==> flow/design.v <==
module binary2deg(
	input i_clk,
	input i_rst,
	input i_start,
	input[63:0] i_decimal,
	input[3:0] i_frccnt,
	output[13:0] o_deg,
	output o_finished
	);
enum {IDLE,D2B1,D2B2,SHIFT,B2D,END} state_w,state_r;
logic[13:0] deg_w,deg_r;
logic[21:0] devider_w,devider_r;
logic[34:0] tmp_w,tmp_r;
logic[63:0] decimal_w,decimal_r;
logic[21:0] binary_w,binary_r;
logic[3:0] cnt_w,cnt_r;
logic[3:0] frccnt_w,frccnt_r;
logic finished;
assign o_finished = finished;
assign o_deg = deg_r;
always@(*) begin
	deg_w = deg_r;
	devider_w = devider_r;
	tmp_w = tmp_r;
	decimal_w = decimal_r;
	binary_w = binary_r;
	cnt_w = cnt_r;
	frccnt_w = frccnt_r;
	state_w = state_r;
	finished = 0;
	case(state_r)
		IDLE: begin
			if(i_start) begin
				state_w = D2B1;
				decimal_w = i_decimal;
				frccnt_w = i_frccnt;
				tmp_w = 0;
			end
			else begin
				state_w = state_r;
				decimal_w = 0;
			end
			binary_w = 0;
			devider_w = 22'b101101000000000000000;
			finished = 0;
		end
		D2B1: begin
			if(decimal_r[3:0] < 10) begin
				tmp_w = (tmp_r >> 4)+(tmp_r >> 5)+(tmp_r >> 8)+(tmp_r >> 9)+(tmp_r >> 12)+(tmp_r >> 13)+{18'd0,decimal_r[3:0],13'd0};
				state_w = state_r;
			end
			else begin
				tmp_w = tmp_r;
				state_w = D2B2;
			end
			decimal_w = decimal_r >> 4;
		end
		D2B2: begin
			if(cnt_r == (frccnt_r - 1)) begin
				state_w = SHIFT;
				cnt_w = 0;
			end
			else begin
				state_w = state_r;
				cnt_w = cnt_r + 1;
			end
			tmp_w = (tmp_r >> 4)+(tmp_r >> 5)+(tmp_r >> 8)+(tmp_r >> 9)+(tmp_r >> 12)+(tmp_r >> 13)+{18'd0,decimal_r[3:0],13'd0};
			decimal_w = decimal_r >> 4;
		end
		SHIFT: begin
			tmp_w = (tmp_r << 3) + (tmp_r << 1);
			if(cnt_r == (frccnt_r - 2)) begin
				state_w = B2D;
				binary_w = tmp_w[21:0];
				cnt_w = 0;
			end
			else begin
				state_w = state_r;
				cnt_w = cnt_r + 1;
			end
		end
		B2D: begin
			if(cnt_r == 13) begin
				state_w = END;
				cnt_w = 0;
			end
			else begin
				state_w = state_r;
				cnt_w = cnt_r + 1;
			end
			if(binary_r < devider_r) begin
				deg_w = {deg_r[12:0],1'b0};
				binary_w = binary_r;
			end
			else begin
				deg_w = {deg_r[12:0],1'b1};
				binary_w = binary_r - devider_r;
			end
			devider_w = devider_r >> 1;
			finished = 0;
		end
		END: begin
			finished = 1;
			state_w = IDLE;
		end
	endcase
end
always@(posedge i_clk or negedge i_rst) begin
	if(!i_rst) begin
		devider_r <= 22'b0101101000000000000000;
		binary_r <= 0;
		deg_r <= 0;
		cnt_r <= 0;
		state_r <= IDLE;
		decimal_r <= 64'd0;
		tmp_r <= 35'd0;
		frccnt_r <= 0;
	end
	else begin
		devider_r <= devider_w;
		binary_r <= binary_w;
		deg_r <= deg_w;
		cnt_r <= cnt_w;
		state_r <= state_w;
		decimal_r <= decimal_w;
		tmp_r <= tmp_w;
		frccnt_r <= frccnt_w;
	end
end
endmodule
module synchro(
	input i_clk,
	input i_rst,
	input i_write,
	input[7:0] i_char,
	output o_full,
	output o_check,
	output[14 - 1:0] o_deg
	);
integer i;
enum {IDLE,IDT,DATA,DEG,CHECK} state_w,state_r;
logic[7:0] cnt_w,cnt_r;
logic[7:0] char_w[7:0],char_r[7:0];
logic[2:0] r_w,r_r,w_w,w_r;
logic[7:0] char;
logic[7:0] check_w,check_r;
logic[7:0] checksum_w,checksum_r,tmp;
logic check;
logic[23:0] SI_w,SI_r;
logic[3:0] pos;
enum {INT,FRC} dstate_w,dstate_r;
logic[63:0] decimal_w,decimal_r;
logic[13:0] deg,deg_w,deg_r;
logic[3:0] frccnt_w,frccnt_r;
logic finished;
binary2deg xbinary2deg(.i_clk(i_clk),.i_rst(i_rst),.i_start(check && (pos == 1)),.i_decimal(decimal_r),.i_frccnt(frccnt_r),.o_deg(deg),.o_finished(finished));
assign o_full = ((w_r + 1) == r_r)? 1 : 0;
assign o_check = check;
assign o_deg = deg_r;
always@(*) begin
	for(i = 0; i < 8; i = i + 1) begin
		char_w[i] = char_r[i];
	end
	if(i_write) begin
		w_w = w_r + 1;
		char_w[w_r] = i_char;
	end
	else begin
		w_w = w_r;
	end
	if(w_r != r_r) begin
		char = char_r[r_r];
		r_w = r_r + 1;
	end
	else begin
		char = 0;
		r_w = r_r;
	end
end
always@(*) begin
	pos = 0;
	case(SI_r)
		{"H","D","G"} : begin
			pos = 1;
		end
		{"H","D","T"} : begin
			pos = 1;
		end
	endcase
end
always@(*) begin
	if(finished)
		deg_w = deg;
	else
		deg_w = deg_r;
end
always@(*) begin
	check = 0;
	checksum_w = checksum_r;
	SI_w = SI_r;
	decimal_w = decimal_r;
	tmp = 0;
	frccnt_w = frccnt_r;
	state_w = state_r;
	dstate_w = dstate_r;
	cnt_w = cnt_r;
	check_w = check_r;
	if(w_r != r_r) begin
		case(state_r)
			IDLE: begin
				check_w = 0;
				decimal_w = 0;
				frccnt_w = 0;
				dstate_w = INT;
				if(char == "$") begin
					state_w = IDT;
				end
				else begin
					state_w = state_r;
				end
				cnt_w = 0;
			end
			IDT: begin
				if(cnt_r == 4) begin
					state_w = DATA;
					cnt_w = 0;
					SI_w = (SI_r << 8) + {16'd0,char};
				end
				else if(cnt_r > 1) begin
					state_w = state_r;
					cnt_w = cnt_r + 1;
					SI_w = (SI_r << 8) + {16'd0,char};
				end
				else begin
					state_w = state_r;
					SI_w = SI_r;
					cnt_w = cnt_r + 1;
				end
				check_w = check_r ^ char;
			end
			DATA: begin
				if(char == "*") begin
					state_w = CHECK;
					cnt_w = 0;
					check_w = check_r;
				end
				else if(char == ",") begin
					cnt_w = cnt_r + 1;
					check_w = check_r ^ char;
					if(cnt_r == (pos - 1)) begin
						state_w = DEG;
					end
					else begin
						state_w = state_r;
					end
				end
				else begin
					state_w = state_r;
					cnt_w = cnt_r;
					check_w = check_r ^ char;
				end
			end
			DEG: begin
				tmp = char - "0";
				if(char == ".") begin
					dstate_w = FRC;
					state_w = state_r;
					cnt_w = cnt_r;
					frccnt_w = frccnt_r;
					decimal_w = (decimal_r << 4) + {60'd0,tmp[3:0]};
				end
				else if(char == ",") begin
					dstate_w = INT;
					state_w = DATA;
					cnt_w = cnt_r;
					frccnt_w = frccnt_r;
					decimal_w = decimal_r;
				end
				else begin
					state_w = state_r;
					dstate_w = dstate_r;
					cnt_w = cnt_r;
					decimal_w = (decimal_r << 4) + {60'd0,tmp[3:0]};
					if(dstate_r == FRC) begin
						frccnt_w = frccnt_r;
					end
					else begin
						frccnt_w = frccnt_r + 1;
					end
				end
				check_w = check_r ^ char;
			end
			CHECK: begin
				if(char == 8'hd) begin
					state_w = IDLE;
					cnt_w = 0;
					if(check_r == checksum_r) begin
						check = 1;
					end
					else begin
						check = 0;
					end
				end
				else begin
					if((char > "/") && (char < ":")) begin
						tmp = char - "0";
						checksum_w = cnt_r == 0 ? {tmp[3:0],4'd0} : {checksum_r[7:4],tmp[3:0]};
					end
					else if((char > "@") && (char < "G")) begin
						tmp = char - "A" + 8'd10;
						checksum_w = cnt_r == 0 ? {tmp[3:0],4'd0} : {checksum_r[7:4],tmp[3:0]};
					end
					else begin
						checksum_w = checksum_r;
					end
					cnt_w = cnt_r + 1;
				end
			end
		endcase
	end
	else begin
		state_w = state_r;
		cnt_w = cnt_r;
		checksum_w = checksum_r;
		check_w = check_r;
	end
end
always@(posedge i_clk or negedge i_rst) begin
	if(!i_rst) begin
		state_r <= IDLE;
		dstate_r <= INT;
		cnt_r <= 0;
		deg_r <= 0;
		checksum_r <= 0;
		check_r <= 0;
		SI_r <= 0;
		r_r <= 0;
		w_r <= 0;
		decimal_r <= 0;
		frccnt_r <= 0;
		for(i = 0; i < 8; i = i + 1) begin
			char_r[i] <= 0;
		end
	end
	else begin
		state_r <= state_w;
		dstate_r <= dstate_w;
		cnt_r <= cnt_w;
		deg_r <= deg_w;
		checksum_r <= checksum_w;
		check_r <= check_w;
		SI_r <= SI_w;
		r_r <= r_w;
		w_r <= w_w;
		decimal_r <= decimal_w;
		frccnt_r <= frccnt_w;
		for(i = 0; i < 8; i = i + 1) begin
			char_r[i] <= char_w[i];
		end
	end
end
endmodule
# Reports on synchro
# What the tools print for synchro, step after step.
# Line numbers count from 1 in the design file above.
# Operators: Yosys type, input widths -> output width; for muxes data width and select width s.
# The mark -- stands for no value.
[inputs]
top_module = "synchro"
clock = "i_clk"
lib = "sky130hd"
corner = "tt_025C_1v80"

# Word-level counts
# Counts by Yosys on the flattened word-level netlist (proc, flatten, opt, wreduce). Print and check cells are left out. Cells with the same type and inputs are merged into one.
[op_classes]
addsub = 21
cmp = 7
mux = 69
equal = 59
n_logic = 10
reduce_logical = 52
[ops]
columns = ["op", "count"]
rows = [
  ["$mux 32", 15],
  ["$pmux 64 s2", 2],
  ["$pmux 32 s6", 1],
  ["$mux 64", 3],
  ["$pmux 32 s5", 1],
  ["$mux 8", 18],
  ["$pmux 35 s4", 1],
  ["$eq 32x2->1 const B", 4],
  ["$eq 32x1->1 const B", 3],
  ["$eq 32x3->1 const B", 3],
  ["$mux 35", 2],
  ["$pmux 22 s3", 1],
  ["$logic_not 32->1", 2],
  ["$eq 4x32->1", 2],
  ["$add 64x4->64", 1],
  ["$pmux 32 s2", 1],
  ["$pmux 8 s8", 1],
  ["$reduce_or 7->1", 8],
  ["$eq 24x23->1 const B", 2],
  ["$mux 24", 2],
  ["$pmux 22 s2", 1],
  ["$mux 22", 2],
  ["$add 35x17->35", 1],
  ["$add 35x22->35", 1],
  ["$add 35x23->35", 1],
  ["$add 35x26->35", 1],
  ["$add 35x27->35", 1],
  ["$add 35x35->35", 1],
]
# Other operator kinds: 56; their cells: 136.
[word_totals]
word_cells = 246
register_bits = 461
input_bits = 11
output_inout_bits = 16

# Logic depth
# Longest topological path by Yosys (ltp), each cell counted once; first at word level (registers and memories cut), then after technology mapping (sequential cells cut; the memories' decode and read muxes count).
[depth]
depth_word = 10
ABC_AREA = 0
depth_mapped = 26
ltp_nobuf = 26

# Netlist
# The flow's flattened synthesis, as Yosys stat reports it; memories are mapped. The netlist is that of the ABC_AREA named above (0 if unset); the other value can give another one.
# The area totals of this step are shown rounded.
[synth_totals]
area_um2 = 24700
buf_cells = 122
ff_cells = 376
sequential_area_um2 = 9420
mapped_cells = 2650
[by_type]
columns = ["cell", "count"]
rows = [
  ["sky130_fd_sc_hd__dfrtp_1", 370],
  ["sky130_fd_sc_hd__ha_1", 148],
  ["sky130_fd_sc_hd__fa_1", 78],
  ["sky130_fd_sc_hd__mux2_2", 121],
  ["sky130_fd_sc_hd__nand2_1", 324],
  ["sky130_fd_sc_hd__o21ai_0", 197],
  ["sky130_fd_sc_hd__a21oi_1", 192],
  ["sky130_fd_sc_hd__inv_1", 205],
  ["sky130_fd_sc_hd__xnor2_1", 69],
  ["sky130_fd_sc_hd__nor2_1", 137],
  ["sky130_fd_sc_hd__and3_1", 79],
  ["sky130_fd_sc_hd__a21o_1", 53],
  ["sky130_fd_sc_hd__clkbuf_1", 87],
  ["sky130_fd_sc_hd__xor2_1", 36],
  ["sky130_fd_sc_hd__nand3_1", 61],
  ["sky130_fd_sc_hd__o31ai_1", 34],
  ["sky130_fd_sc_hd__nor3_1", 42],
  ["sky130_fd_sc_hd__a221oi_1", 20],
]
# Other cell types: 66; their cells: 397.
# The figures by module come from a second, unflattened synthesis with its own total; it is not the netlist above.
[unflattened]
cells_unflattened = 2468
area_unflattened_um2 = 24400
# Rows give one instance, submodules left out.
[modules]
columns = ["module", "n_inst", "mod_area_um2", "cells"]
rows = [
  ["binary2deg", 1, 15000, 1692],
  ["synchro", 1, 9420, 776],
]

# Worst setup path after synthesis
# OpenSTA on the mapped netlist: ideal clock, no wires. The path of least setup slack (recovery checks aside). Input and output delay are each 20% of the period. Register names are those of the netlist, which keeps one name where synthesis merged equal registers.
[synth_path]
kind = "register -> register"
startpoint = "register xbinary2deg.tmp_r[5]"
endpoint = "register xbinary2deg.tmp_r[31]"
launch_ps = 0
tclk_ps = 10000
stages = 27
arrival_time_ps = 5801
delay_ps = 5938
required_ps = 9863
path_slack_ps = 4063
synth_period_reached_ps = 5937
# "delay_ps" is the arrival time less input delay plus setup time.
# "stages": output pins that drive a net of the path, with the launching flip-flop's if there is one; two outputs of one cell count as two.
# "synth_period_reached_ps" = period - worst setup slack (recovery checks aside). The figure is calculated, with input and output delays left at 20% of the set period.
# The rows between start and end are the longest chain of elaborated cells between them; the timing report does not say that the signal goes this way. Where chains are equally long, one stands for them.
# A line is the first line of the expression or statement that the cell stems from. Yosys adds cells for indexed reads and writes and turns some case tables into memories.
[synth_via]
path_cell_list = "sky130_fd_sc_hd__dfrtp_1 sky130_fd_sc_hd__ha_1 sky130_fd_sc_hd__inv_1 sky130_fd_sc_hd__fa_1 sky130_fd_sc_hd__nand2b_1 sky130_fd_sc_hd__a21oi_1 sky130_fd_sc_hd__a21oi_1 sky130_fd_sc_hd__o21ai_1 sky130_fd_sc_hd__o31ai_1 sky130_fd_sc_hd__o41ai_1 sky130_fd_sc_hd__a21oi_1 sky130_fd_sc_hd__xnor2_1 sky130_fd_sc_hd__fa_1 sky130_fd_sc_hd__inv_1 sky130_fd_sc_hd__fa_1 sky130_fd_sc_hd__fa_1 sky130_fd_sc_hd__inv_1 sky130_fd_sc_hd__ha_1 sky130_fd_sc_hd__nand2_1 sky130_fd_sc_hd__o21ai_0 sky130_fd_sc_hd__o2111ai_1 sky130_fd_sc_hd__or2_2 sky130_fd_sc_hd__o211ai_1 sky130_fd_sc_hd__a31oi_1 sky130_fd_sc_hd__a2111oi_0 sky130_fd_sc_hd__or3_1 sky130_fd_sc_hd__o211ai_1"
elab_chain_len = 8
cells_between = 9
[synth_lines]
columns = ["element", "line_no", "rtl"]
rows = [
  ["start, declared", 13, "logic[34:0] tmp_w,tmp_r;"],
  ["start, assigned", 116, "tmp_r <= 35'd0;"],
  ["start, assigned", 126, "tmp_r <= tmp_w;"],
  ["$add 31x30->32", 49, "tmp_w = (tmp_r >> 4)+(tmp_r >> 5)+(tmp_r >> 8)+(tmp_r >> 9)+(tmp_r >> 12)+(tmp_r >> 13)+{18'd0,decimal_r[3:0], ..."],
  ["$add 35x27->35", 49, ""],
  ["$add 35x26->35", 49, ""],
  ["$add 35x23->35", 49, ""],
  ["$add 35x22->35", 49, ""],
  ["$add 35x17->35", 49, ""],
  ["$mux 35", 48, "if(decimal_r[3:0] < 10) begin"],
  ["$pmux 35 s4", 31, "case(state_r)"],
  ["end, assigned", 116, ""],
  ["end, assigned", 126, ""],
  ["end, declared", 13, ""],
]

# Worst path after layout
# From the final timing report of entry A: the path of least setup slack in the routed layout; clock arrival at registers is part of the times.
# The report prints the path's times to 10 ps; the period is as set.
[layout_path]
kind = "register -> output"
startpoint = "register r_r[1]"
endpoint = "output o_check"
tclk_ps = 10000
required_ps = 8000
launch_ps = 560
stages = 14
arrival_time_ps = 4880
path_slack_ps = 3120
# The rows between start and end are the longest chain of elaborated cells between them; the timing report does not say that the signal goes this way. Where chains are equally long, one stands for them.
[layout_via]
path_cell_list = "sky130_fd_sc_hd__dfrtp_1 sky130_fd_sc_hd__inv_1 sky130_fd_sc_hd__ha_1 sky130_fd_sc_hd__a222oi_1 sky130_fd_sc_hd__a21oi_1 sky130_fd_sc_hd__a221oi_1 sky130_fd_sc_hd__a21oi_1 sky130_fd_sc_hd__nand2_1 sky130_fd_sc_hd__inv_1 sky130_fd_sc_hd__ha_1 sky130_fd_sc_hd__and4_1 sky130_fd_sc_hd__nand3b_1 sky130_fd_sc_hd__nor2b_1 sky130_fd_sc_hd__clkdlybuf4s50_1"
elab_chain_len = 7
cells_between = 15
[layout_lines]
columns = ["element", "line_no", "rtl"]
rows = [
  ["start, declared", 144, "logic[2:0] r_w,r_r,w_w,w_r;"],
  ["start, assigned", 337, "r_r <= 0;"],
  ["start, assigned", 353, "r_r <= r_w;"],
  ["$eq 3x3->1", 172, "char = char_r[r_r];"],
  ["$pmux 8 s8", 172, ""],
  ["$mux 8", 171, "if(w_r != r_r) begin"],
  ["$eq 8x4->1", 294, "if(char == 8'hd) begin"],
  ["$mux 1", 294, ""],
  ["$mux 1", 209, "case(state_r)"],
  ["$mux 1", 208, "if(w_r != r_r) begin"],
  ["end, declared", 137, "output o_check,"],
]
# Some nets on the timed path still bear RTL names; the line given drives or declares the net.
[layout_nets]
columns = ["net", "line_no"]
rows = [
  ["char[0]", 171],
]

# Design synchro on sky130hd. What follows are 3 stored runs of the flow, each under its own settings; their order means nothing. The constraints put input and output delay at 20% of the set period each and load the outputs with 0.01 pF.
# "timing.worst_path_ps" means the part of the period allowed to the worst setup path (the constraints hold back 20% at inputs and 20% at outputs) less its slack; where the path has registers, the arrival times of their clocks count too.
# "total_power_uw": no workload was simulated; the value follows from the tool's default switching activity.
# "timing.worst_path_ps" is given in steps of 10 ps.
# Measured values are rounded.

[[run]]
name = "entry A"
[run.settings]
period_ns = 10.0
CAP_MARGIN = 20
CORE_MARGIN = 2
CORE_UTILIZATION = 40
SLEW_MARGIN = 20
[run.results]
ws_hold_ps = 482
total_power_uw = 4510
design_die_area_um2 = 63700
synthArea_um2 = 24700
timing.worst_path_ps = 4880
worst_path_kind = "register -> output"
util_pct = 44.3
final_setup_ws_ps = 3120

[[run]]
name = "entry B"
[run.settings]
ABC_AREA = 0
CAP_MARGIN = 20
CELL_PAD_IN_SITES_DETAIL_PLACEMENT = 1
CELL_PAD_IN_SITES_GLOBAL_PLACEMENT = 1
CORE_ASPECT_RATIO = 0.51
CORE_MARGIN = 9
CORE_UTILIZATION = 32
CTS_CLUSTER_SIZE = 41
GPL_TIMING_DRIVEN = 1
HOLD_SLACK_MARGIN = 0.11
MAX_ROUTING_LAYER = "met4"
MIN_ROUTING_LAYER = "met2"
SETUP_SLACK_MARGIN = 0.72
SLEW_MARGIN = 15
TNS_END_PERCENT = 5
period_ns = 6.27
[run.results]
ws_hold_ps = 468
total_power_uw = 7440
design_die_area_um2 = 88000
synthArea_um2 = 24700
timing.worst_path_ps = 6200
worst_path_kind = "register -> register"
util_pct = 37.1
final_setup_ws_ps = 67

[[run]]
name = "entry C"
[run.settings]
ABC_AREA = 1
CAP_MARGIN = 15
CELL_PAD_IN_SITES_DETAIL_PLACEMENT = 2
CORE_ASPECT_RATIO = 0.9
CORE_MARGIN = 3
CORE_UTILIZATION = 59
CTS_CLUSTER_DIAMETER = 107
CTS_CLUSTER_SIZE = 77
GPL_TIMING_DRIVEN = 0
HOLD_SLACK_MARGIN = -0.06
MIN_ROUTING_LAYER = "met2"
PLACE_DENSITY_LB_ADDON = 0.22
period_ns = 6.72
SLEW_MARGIN = 20
[run.results]
outcome = "unfinished; error DPL-0033 in placement"
